==> flow/design.v <==
typedef struct packed { logic req; logic [2:0] req_id; logic req_type; logic [63:0] req_data1; logic [63:0] req_data2;} req_pkt_type;
typedef struct packed { logic rsp; logic [2:0] rsp_id; logic [63:0] rsp_data;} rsp_pkt_type;
module execution_unit (
input logic clk,
input logic rst_b,
input logic req,
input logic [2:0] req_id,
input logic req_type,
input logic [63:0] req_data1,
input logic [63:0] req_data2,
output logic fifo_full,
output logic rsp,
output logic [2:0] rsp_id,
output logic [63:0] rsp_data );
req_pkt_type input_req;
rsp_pkt_type output_rsp;
assign input_req = {req, req_id, req_type, req_data1, req_data2};
assign rsp = output_rsp.rsp;
assign rsp_id = output_rsp.rsp_id;
assign rsp_data = output_rsp.rsp_data;
logic write_in, read;
req_pkt_type output_req;
logic mul_req, mul_rsp, mul_grant, mul_free;
logic [2:0] mul_req_id, mul_rsp_id;
logic [63:0] mul_rsp_data;
logic add_req, add_rsp, add_grant, add_free;
logic [2:0] add_req_id, add_rsp_id;
logic [63:0] add_rsp_data;
logic [1:0] rr_req;
logic [1:0] rr_grant;
assign write_in = input_req.req;
inp_fifo i_inp_fifo(.clk(clk), .rst_b(rst_b), .write_in(write_in), .read(read), .input_req(input_req), .output_req(output_req), .fifo_full(fifo_full));
assign read = output_req.req && (mul_req || add_req);
assign mul_req = output_req.req && (output_req.req_type == 1'b1) && mul_free;
mul i_mul (
.clk(clk), .rst_b(rst_b), 
.mul_req(mul_req),
.mul_req_id(output_req.req_id),
.mul_data1(output_req.req_data1),
.mul_data2(output_req.req_data2),
.grant(mul_grant),
.mul_rsp(mul_rsp),
.mul_rsp_id(mul_rsp_id),
.mul_rsp_data(mul_rsp_data),
.mul_free(mul_free)
);
assign add_req = output_req.req && (output_req.req_type == 1'b0) && add_free;
add i_add (
.clk(clk), .rst_b(rst_b), 
.add_req(add_req),
.add_req_id(output_req.req_id),
.add_data1(output_req.req_data1),
.add_data2(output_req.req_data2),
.grant(add_grant),
.add_rsp(add_rsp),
.add_rsp_id(add_rsp_id),
.add_rsp_data(add_rsp_data),
.add_free(add_free)
);
assign rr_req = {mul_rsp, add_rsp};
assign mul_grant = rr_grant[1];
assign add_grant = rr_grant[0];
assign rr_grant = {rr_req[1], rr_req[0] & ~rr_req[1]};
assign output_rsp.rsp = |rr_grant;
assign output_rsp.rsp_id = rr_grant[1] ? mul_rsp_id : rr_grant[0] ? add_rsp_id : '0;
assign output_rsp.rsp_data = rr_grant[1] ? mul_rsp_data : rr_grant[0] ? add_rsp_data : '0;
endmodule
module inp_fifo #(parameter DEPTH = 4, PTR_WIDTH = $clog2(DEPTH))
(
   input  logic   clk,
   input  logic   rst_b,
   input logic    write_in, 
   input logic    read, 
   input req_pkt_type input_req,  
   output req_pkt_type output_req,  
   output logic fifo_full   
);
logic fifo_empty;
logic [DEPTH-1:0][132:0] fifo_mem;  
logic [PTR_WIDTH-1 : 0] rd_ptr;
logic [PTR_WIDTH-1 : 0] wr_ptr;
logic [PTR_WIDTH : 0] count;
always_ff @(posedge clk or negedge rst_b)
begin
   if(~rst_b) begin
      wr_ptr     <= '0;       
      rd_ptr     <= '0;      
      count <= '0;
      fifo_mem <= '0;
   end else begin
   if(read) begin
         rd_ptr <= rd_ptr + 1'b1;                          
   end  
   if(write_in) begin
         fifo_mem[wr_ptr] <= input_req;              
         wr_ptr <= wr_ptr + 1'b1;           
   end
   if(read && !write_in) begin
	  count <= count - 1;
   end   
   else if(write_in && !read) begin
	  count <= count + 1;
   end   
   end
end   
assign output_req = !fifo_empty ? fifo_mem[rd_ptr] : '0;
assign fifo_empty = (count == 0) ? 1'b1 : 1'b0;                            
assign fifo_full = (count == DEPTH) ? 1'b1 : 1'b0;
endmodule
module add (
    input logic clk,
	input logic rst_b,
    input logic add_req,
	input logic [2:0] add_req_id,
	input logic [63:0] add_data1,
	input logic [63:0] add_data2,
	input logic grant,
	output logic add_rsp,
	output logic [2:0] add_rsp_id,
	output logic [63:0] add_rsp_data,
	output logic add_free
);
logic add_req_q;
logic [2:0] add_req_id_q;
logic [63:0] add_data1_q, add_data2_q;
logic add_rsp_prev;
logic [2:0] add_rsp_id_prev;
logic [64:0] add_rsp_data_prev;
always_ff @(posedge clk or negedge rst_b) begin
    if(!rst_b) begin
	    add_free <= 1'b1;
		add_rsp <= '0;
		add_rsp_id <= '0;
		add_rsp_data <= '0;
		add_rsp_prev <= '0;
		add_req_q <= '0;
	end else 
	begin
	    if(add_req) add_free <= 1'b0;
	    add_req_q <= add_req;
		add_req_id_q <= add_req_id;
		add_data1_q <= add_data1;
		add_data2_q <= add_data2;
		add_rsp_prev <= add_req_q;
		add_rsp_id_prev <= add_req_id_q;
		add_rsp_data_prev <= (add_data1_q + add_data2_q);
		if(grant) begin
		    add_free <= 1'b1;
			add_rsp <= 0;
			add_rsp_id <= '0;
			add_rsp_data <= '0;
		end else begin
			if(add_rsp_prev) begin
				add_rsp <= 1'b1;
				add_rsp_id <= add_rsp_id_prev;
				add_rsp_data <= add_rsp_data_prev[63:0];
			end
		end	
    end
end
endmodule
module mul (
    input logic clk,
	input logic rst_b,
    input logic mul_req,
	input logic [2:0] mul_req_id,
	input logic [63:0] mul_data1,
	input logic [63:0] mul_data2,
	input logic grant,
	output logic mul_rsp,
	output logic [2:0] mul_rsp_id,
	output logic [63:0] mul_rsp_data,
	output logic mul_free
);
logic mul_req_q;
logic [2:0] mul_req_id_q;
logic [63:0] mul_data1_q, mul_data2_q;
logic mul_req_q2;
logic [2:0] mul_req_id_q2;
logic [63:0] mul_data1_q2, mul_data2_q2;
logic mul_rsp_prev;
logic [2:0] mul_rsp_id_prev;
logic [128:0] mul_rsp_data_prev;
always_ff @(posedge clk or negedge rst_b) begin
    if(!rst_b) begin
	    mul_free <= 1'b1;
		mul_req_q <= '0;
		mul_req_q2 <= '0;
		mul_rsp <= '0;
		mul_rsp_id <= '0;
		mul_rsp_data <= '0;
		mul_rsp_prev <= '0;
	end else begin
	    if(mul_req) mul_free <= 1'b0;
	    mul_req_q <= mul_req;
		mul_req_id_q <= mul_req_id;
		mul_data1_q <= mul_data1;
		mul_data2_q <= mul_data2;
		mul_req_q2 <= mul_req_q;
		mul_req_id_q2 <= mul_req_id_q;
		mul_data1_q2 <= mul_data1_q;
		mul_data2_q2 <= mul_data2_q;
		mul_rsp_prev <= mul_req_q2;
		mul_rsp_id_prev <= mul_req_id_q2;
		mul_rsp_data_prev <= (mul_data1_q2 * mul_data2_q2);
		if(grant) begin
		    mul_free <= 1'b1;
			mul_rsp <= 0;
			mul_rsp_id <= '0;
			mul_rsp_data <= '0;
		end else begin
			if(mul_rsp_prev) begin
				mul_rsp <= 1'b1;
				mul_rsp_id <= mul_rsp_id_prev;
				mul_rsp_data <= mul_rsp_data_prev[63:0];
			end
		end	
    end
end
endmodule
Lab notebook: execution_unit

* Tool chain data of execution_unit
Module execution_unit before and after one edit of its RTL, step after step.
"unedited" refers to lines of the RTL above, "edited" to lines of the edited file.
"difference": "edited" minus "unedited" as printed here. "rel. change": 100 x difference / "unedited".
Library cell names are shortened.
A cell with n/a has no value.
- Top :: execution_unit
- Clock input :: clk
- Cell library :: sky130hd
- Library corner :: tt_025C_1v80

* The edit
The edit as a unified diff against the file above.
A script made this edit. It changes what the design does and was not meant as an optimisation.
#+begin_src diff
@@ -59,5 +59,7 @@
 );
 assign rr_req = {mul_rsp, add_rsp};
-assign mul_grant = rr_grant[1];
+reg mul_grant_dly;
+always @(posedge clk) mul_grant_dly <= rr_grant[1];
+assign mul_grant = mul_grant_dly;
 assign add_grant = rr_grant[0];
 assign rr_grant = {rr_req[1], rr_req[0] & ~rr_req[1]};
#+end_src

* After elaboration
Yosys after proc, flatten, opt, wreduce and memory -nomap, before mapping. Memory bits, and registers merged into a memory's read port (data or address), are not among the register bits. Print and check cells are not counted. Equal cells are merged and count once.
** Storage and ports
- register bits after elaboration :: unedited 1075, edited 1076, difference +1, rel. change +0.09%
- output and inout bits :: unedited 69, edited 69, difference 0, rel. change 0.00%
** Cells by class
- $add $sub $neg :: unedited 6, edited 6, difference 0, rel. change 0.00%
- multipliers :: unedited 3, edited 3, difference 0, rel. change 0.00%
- equal/unequal tests :: unedited 1, edited 1, difference 0, rel. change 0.00%
- shift-type cells :: unedited 3, edited 3, difference 0, rel. change 0.00%
- mux-type cells :: unedited 25, edited 25, difference 0, rel. change 0.00%
- bitwise operators :: unedited 6, edited 6, difference 0, rel. change 0.00%
- reductions and logical operators :: unedited 17, edited 17, difference 0, rel. change 0.00%
** Operators with widths
- 1-bit 2-to-1 mux :: unedited 10, edited 10, difference 0, rel. change 0.00%
- 3-bit 2-to-1 mux :: unedited 8, edited 8, difference 0, rel. change 0.00%
- 1-bit logical AND :: unedited 7, edited 7, difference 0, rel. change 0.00%
- 64-bit 2-to-1 mux :: unedited 6, edited 6, difference 0, rel. change 0.00%
- 2-bit nonzero test :: unedited 5, edited 5, difference 0, rel. change 0.00%
- 2-bit by 1-bit adder with 2-bit output (second input constant) :: unedited 2, edited 2, difference 0, rel. change 0.00%
- 1-bit logical NOT :: unedited 2, edited 2, difference 0, rel. change 0.00%
- 2-bit by 8-bit multiplier with 10-bit output (second input constant) :: unedited 2, edited 2, difference 0, rel. change 0.00%
- 1-bit inverter :: unedited 2, edited 2, difference 0, rel. change 0.00%
- 3-bit by 1-bit adder with 3-bit output (second input constant) :: unedited 1, edited 1, difference 0, rel. change 0.00%
- 64-bit adder :: unedited 1, edited 1, difference 0, rel. change 0.00%
- 1-bit AND :: unedited 1, edited 1, difference 0, rel. change 0.00%
- 532-bit AND :: unedited 1, edited 1, difference 0, rel. change 0.00%
- 3-bit == test (second input constant) :: unedited 1, edited 1, difference 0, rel. change 0.00%
- 3-bit logical NOT :: unedited 1, edited 1, difference 0, rel. change 0.00%
- 1-bit logical OR :: unedited 1, edited 1, difference 0, rel. change 0.00%
- 64-bit by 64-bit multiplier with 64-bit output :: unedited 1, edited 1, difference 0, rel. change 0.00%
- 133-bit 2-to-1 mux :: unedited 1, edited 1, difference 0, rel. change 0.00%
- 32-bit negator with 33-bit output :: unedited 1, edited 1, difference 0, rel. change 0.00%
- 532-bit inverter :: unedited 1, edited 1, difference 0, rel. change 0.00%
- 532-bit bitwise OR :: unedited 1, edited 1, difference 0, rel. change 0.00%
- 2-bit OR reduction :: unedited 1, edited 1, difference 0, rel. change 0.00%
- 133-bit by 33-bit variable shift with 532-bit output :: unedited 1, edited 1, difference 0, rel. change 0.00%
- 133-bit by 33-bit variable shift with 532-bit output (first input constant) :: unedited 1, edited 1, difference 0, rel. change 0.00%
- 532-bit by 32-bit variable part select with 133-bit output :: unedited 1, edited 1, difference 0, rel. change 0.00%
- 3-bit by 1-bit subtractor with 3-bit output (second input constant) :: unedited 1, edited 1, difference 0, rel. change 0.00%

* Depth
Depth = most cells in a row (Yosys ltp): at word level without a register or memory, in the mapped netlist without a sequential cell, where the memories' decode and read muxes count.
** Logic depth
- depth after elaboration :: unedited 12, edited 12, difference 0, rel. change 0.00%
- ABC_AREA :: unedited 0, edited 0
- depth in mapped cells :: unedited 34, edited 35, difference +1, rel. change +2.94%
- depth with buffers taken out :: unedited 31, edited 32, difference +1, rel. change +3.23%

* After synthesis
The flow's flattened synthesis, as Yosys stat reports it; memories are mapped. The netlist is that of the ABC_AREA named above (0 if unset); the other value can give another one.
** Cells by type
- a21o_1 :: unedited 51, edited 67, difference +16, rel. change +31.37%
- nand2_1 :: unedited 1246, edited 1231, difference -15, rel. change -1.20%
- nor2_1 :: unedited 200, edited 215, difference +15, rel. change +7.50%
- a21oi_1 :: unedited 134, edited 147, difference +13, rel. change +9.70%
- o21ai_0 :: unedited 64, edited 75, difference +11, rel. change +17.19%
- buf_2 :: unedited 9, edited 0, difference -9, rel. change -100.00%
- a31oi_1 :: unedited 17, edited 9, difference -8, rel. change -47.06%
- clkbuf_1 :: unedited 620, edited 627, difference +7, rel. change +1.13%
- o211ai_1 :: unedited 18, edited 11, difference -7, rel. change -38.89%
- buf_1 :: unedited 31, edited 26, difference -5, rel. change -16.13%
- nor3_1 :: unedited 30, edited 25, difference -5, rel. change -16.67%
- o21bai_1 :: unedited 26, edited 31, difference +5, rel. change +19.23%
- and3_1 :: unedited 20, edited 15, difference -5, rel. change -25.00%
- nand2b_1 :: unedited 12, edited 17, difference +5, rel. change +41.67%
- a31o_2 :: unedited 7, edited 2, difference -5, rel. change -71.43%
- o21a_1 :: unedited 17, edited 13, difference -4, rel. change -23.53%
- o31ai_1 :: unedited 6, edited 10, difference +4, rel. change +66.67%
- a311oi_1 :: unedited 5, edited 1, difference -4, rel. change -80.00%
The list need not be complete.
** Mapped netlist
- standard cells after synthesis :: unedited 10087, edited 10086, difference -1, rel. change -0.01%
- chip area (Yosys) (mm²) :: unedited 0.107637, edited 0.1076019, difference -0.0000351, rel. change -0.03%
- mapped flip-flops :: unedited 1075, edited 1076, difference +1, rel. change +0.09%
By module: a second synthesis without flattening, with its own total; a netlist apart from the flattened one above.
** Second synthesis, totals
- cells (unflattened synthesis) :: unedited 10241, edited 10349, difference +108, rel. change +1.05%
- area total of the unflattened synthesis (mm²) :: unedited 0.1123302, edited 0.1125692, difference +0.0002390, rel. change +0.21%
Each row is one instance without its submodules.
** By module, unedited
- mul :: instances 1, cells 7622, area 0.0759053 mm², seq. area 0.0116825 mm²
- inp_fifo :: instances 1, cells 1533, area 0.0230383 mm², seq. area 0.0134879 mm²
- add :: instances 1, cells 997, area 0.0126534 mm², seq. area 0.0077237 mm²
- execution_unit :: instances 1, cells 89, area 0.0007332 mm², seq. area 0 mm²
** By module, edited
- mul :: instances 1, cells 7596, area 0.0758352 mm², seq. area 0.0116825 mm²
- inp_fifo :: instances 1, cells 1533, area 0.0230383 mm², seq. area 0.0134879 mm²
- add :: instances 1, cells 997, area 0.0126534 mm², seq. area 0.0077237 mm²
- execution_unit :: instances 1, cells 223, area 0.0010422 mm², seq. area 0.00002 mm²

* Timing after synthesis
Path of least setup slack by OpenSTA after synthesis, without wires, with an ideal clock, recovery checks aside; 20% of the period is set as input and as output delay. Where synthesis merged equal registers, the netlist keeps one of their names.
** Timing path post-synthesis
- kind :: unedited register to register, edited register to register
- from :: unedited reg i_mul.mul_data2_q2[4], edited reg i_mul.mul_data1_q2[26]
- to :: unedited reg i_mul.mul_rsp_data_prev[61], edited reg i_mul.mul_rsp_data_prev[63]
- clock period (ps) :: unedited 10000, edited 10000, difference 0, rel. change 0.00%
- setup time (ps) :: unedited 258, edited 260, difference +2
- data arrival time (ps) :: unedited 8216, edited 8329, difference +113, rel. change +1.38%
- data required time (ps) :: unedited 9742, edited 9740, difference -2, rel. change -0.02%
- path slack (ps) :: unedited 1527, edited 1411, difference -116
- delay of the path (ps) :: unedited 8474, edited 8589, difference +115, rel. change +1.36%
- stages :: unedited 31, edited 31, difference 0, rel. change 0.00%
- buffers on the path :: unedited 3, edited 3, difference 0, rel. change 0.00%
- period reached after synthesis (ps) :: unedited 8473, edited 8589, difference +116, rel. change +1.37%
"delay of the path" = arrival - input delay + setup time.
"stages" counts driving pins, that of a launching flip-flop among them; a cell with two outputs on the path counts twice.
"period reached after synthesis" is the clock period less the worst setup slack; recovery checks do not enter. This is arithmetic on one report: input and output delays are still those of the set period (20% each).
Between the ends stands the longest chain of elaborated cells between them, by number of cells; it is not shown to be the way that was timed. Of several equally long chains one is given.
A line is the first line of the expression or statement that the cell stems from. Yosys adds cells for indexed reads and writes and turns some case tables into memories.
Between the ends, post-synthesis, unedited:
- Cells stage by stage :: edfxtp_1 -> clkbuf_1 -> clkbuf_1 -> nand2_1 -> fa_1 -> fa_1 -> inv_1 -> fa_1 -> fa_1 -> fa_1 -> inv_1 -> fa_1 -> inv_1 -> fa_1 -> fa_1 -> fa_1 -> inv_1 -> fa_1 -> inv_1 -> ha_1 -> clkbuf_1 -> a21o_1 -> a211oi_1 -> a211o_1 -> a21oi_1 -> nor2b_1 -> a41oi_1 -> a211o_1 -> a31o_2 -> a21oi_1 -> xnor2_1
- Length of the longest elaborated chain :: 1
** Ends and longest elaborated chain, post-synthesis, unedited
- start, declared :: line 180 : logic [63:0] mul_data1_q2, mul_data2_q2;
- start, assigned :: line 202 : mul_data2_q2 <= mul_data2_q;
- 64-bit by 64-bit multiplier with 64-bit output :: line 205 : mul_rsp_data_prev <= (mul_data1_q2 * mul_data2_q2);
- end, assigned :: line 205
- end, declared :: line 183 : logic [128:0] mul_rsp_data_prev;
Between the ends, post-synthesis, edited:
- Cells stage by stage :: edfxtp_1 -> clkbuf_1 -> clkbuf_1 -> nand2_1 -> fa_1 -> fa_1 -> inv_1 -> fa_1 -> fa_1 -> fa_1 -> inv_1 -> fa_1 -> inv_1 -> fa_1 -> fa_1 -> fa_1 -> inv_1 -> fa_1 -> inv_1 -> ha_1 -> clkbuf_1 -> a21oi_1 -> o21ai_0 -> a21oi_1 -> o21a_1 -> o41a_1 -> a21oi_1 -> o31ai_1 -> a2111oi_2 -> o22ai_1 -> xnor2_1
- Length of the longest elaborated chain :: 1
** Ends and longest elaborated chain, post-synthesis, edited
- start, declared :: line 182 : logic [63:0] mul_data1_q2, mul_data2_q2;
- start, assigned :: line 203 : mul_data1_q2 <= mul_data1_q;
- 64-bit by 64-bit multiplier with 64-bit output :: line 207 : mul_rsp_data_prev <= (mul_data1_q2 * mul_data2_q2);
- end, assigned :: line 207
- end, declared :: line 185 : logic [128:0] mul_rsp_data_prev;

* Path in the finished layout
From the final timing report of each run of set A: the path of least setup slack in the routed layout; clock arrival at registers is part of the times.
The path's times are printed in steps of 10 ps; the period is the one set.
** Timing path after layout
- kind :: unedited register to register, edited register to register
- from :: unedited reg i_mul.mul_data1_q2[12], edited reg i_mul.mul_data1_q2[23]
- to :: unedited reg i_mul.mul_rsp_data_prev[60], edited reg i_mul.mul_rsp_data_prev[56]
- clock period (ps) :: unedited 9790, edited 9790, difference 0, rel. change 0.00%
- setup time (ps) :: unedited 270, edited 250, difference -20
- data arrival time (ps) :: unedited 9960, edited 9960, difference 0, rel. change 0.00%
- data required time (ps) :: unedited 10250, edited 10280, difference +30, rel. change +0.29%
- path slack (ps) :: unedited 290, edited 320, difference +30
- stages :: unedited 28, edited 31, difference +3, rel. change +10.71%
- buffers on the path :: unedited 1, edited 2, difference +1, rel. change +100.00%
Between the ends stands the longest chain of elaborated cells between them, by number of cells; it is not shown to be the way that was timed. Of several equally long chains one is given.
Between the ends, after layout, unedited:
- Cells stage by stage :: edfxtp_1 -> buf_4 -> and2_1 -> fa_1 -> inv_1 -> fa_1 -> inv_1 -> fa_1 -> fa_1 -> inv_1 -> fa_1 -> inv_1 -> fa_1 -> inv_1 -> fa_1 -> inv_1 -> fa_1 -> fa_1 -> inv_1 -> fa_1 -> inv_1 -> ha_1 -> nand4_1 -> o41ai_4 -> a22oi_4 -> a211oi_2 -> or2_4 -> o311ai_2
- Length of the longest elaborated chain :: 1
** Ends and longest elaborated chain, after layout, unedited
- start, declared :: line 180 : logic [63:0] mul_data1_q2, mul_data2_q2;
- start, assigned :: line 201 : mul_data1_q2 <= mul_data1_q;
- 64-bit by 64-bit multiplier with 64-bit output :: line 205 : mul_rsp_data_prev <= (mul_data1_q2 * mul_data2_q2);
- end, assigned :: line 205
- end, declared :: line 183 : logic [128:0] mul_rsp_data_prev;
Between the ends, after layout, edited:
- Cells stage by stage :: edfxtp_1 -> buf_4 -> and2_1 -> fa_1 -> fa_1 -> inv_1 -> fa_1 -> inv_1 -> fa_1 -> fa_1 -> inv_1 -> fa_1 -> inv_1 -> fa_1 -> fa_1 -> fa_1 -> inv_1 -> fa_1 -> inv_1 -> ha_1 -> inv_1 -> o21bai_1 -> a21oi_1 -> o21ai_0 -> a31o_2 -> a21oi_1 -> o211ai_1 -> a21oi_1 -> buf_4 -> o21bai_1 -> xnor2_1
- Length of the longest elaborated chain :: 1
** Ends and longest elaborated chain, after layout, edited
- start, declared :: line 182 : logic [63:0] mul_data1_q2, mul_data2_q2;
- start, assigned :: line 203 : mul_data1_q2 <= mul_data1_q;
- 64-bit by 64-bit multiplier with 64-bit output :: line 207 : mul_rsp_data_prev <= (mul_data1_q2 * mul_data2_q2);
- end, assigned :: line 207
- end, declared :: line 185 : logic [128:0] mul_rsp_data_prev;

* Flow runs
Both versions went through the flow (Yosys, OpenROAD) with the same settings in each pair. Constraints: input delay and output delay 20% of the set period each, output load 0.01 pF.
Flow settings, set A:
- period_ns :: 9.79
- CAP_MARGIN :: 20
- CORE_MARGIN :: 2
- CORE_UTILIZATION :: 40
- SLEW_MARGIN :: 20
** Final reports, set A
- Yosys chip area after synthesis (mm²) :: unedited 0.107637, edited 0.1076019, difference -0.0000351, rel. change -0.03%
- total die area (mm²) :: unedited 0.273257, edited 0.273168, difference -0.000089, rel. change -0.03%
- area of the standard cells in the finished layout (mm²) :: unedited 0.117943, edited 0.118504, difference +0.000561, rel. change +0.48%
- utilization (%) :: unedited 44.0, edited 44.3, difference +0.3
- setup slack of the worst path (ps) :: unedited 291, edited 319, difference +28
- sum of negative setup slack (ps) :: unedited 0, edited 0, difference 0
- post-route worst hold slack (ps) :: unedited 352, edited 349, difference -3
- period achieved (ps) :: unedited 9499, edited 9471, difference -28, rel. change -0.29%
Flow settings, set B:
- ABC_AREA :: 1
- CORE_UTILIZATION :: 61
- CTS_CLUSTER_SIZE :: 37
- GPL_ROUTABILITY_DRIVEN :: 1
- MAX_ROUTING_LAYER :: met4
- PLACE_DENSITY_LB_ADDON :: 0.03
- SETUP_SLACK_MARGIN :: 1.12
- TNS_END_PERCENT :: 55
- period_ns :: 7.27
- CAP_MARGIN :: 20
- CORE_MARGIN :: 2
- SLEW_MARGIN :: 20
** Final reports, set B
- Yosys chip area after synthesis (mm²) :: unedited 0.1118948, edited 0.1119824, difference +0.0000876, rel. change +0.08%
- total die area (mm²) :: unedited 0.186875, edited 0.187022, difference +0.000147, rel. change +0.08%
- area of the standard cells in the finished layout (mm²) :: unedited 0.130271, edited 0.129368, difference -0.000903, rel. change -0.69%
- utilization (%) :: unedited 71.3, edited 70.8, difference -0.5
- setup slack of the worst path (ps) :: unedited -1040, edited -930, difference +110
- sum of negative setup slack (ps) :: unedited -34938, edited -31566, difference +3372
- post-route worst hold slack (ps) :: unedited 359, edited 353, difference -6
- period achieved (ps) :: unedited 8310, edited 8200, difference -110, rel. change -1.32%
"period achieved" is the run's clock period less its worst setup slack. It is reckoned from that one timing run; input and output delays stay at 20% of the period that was set.
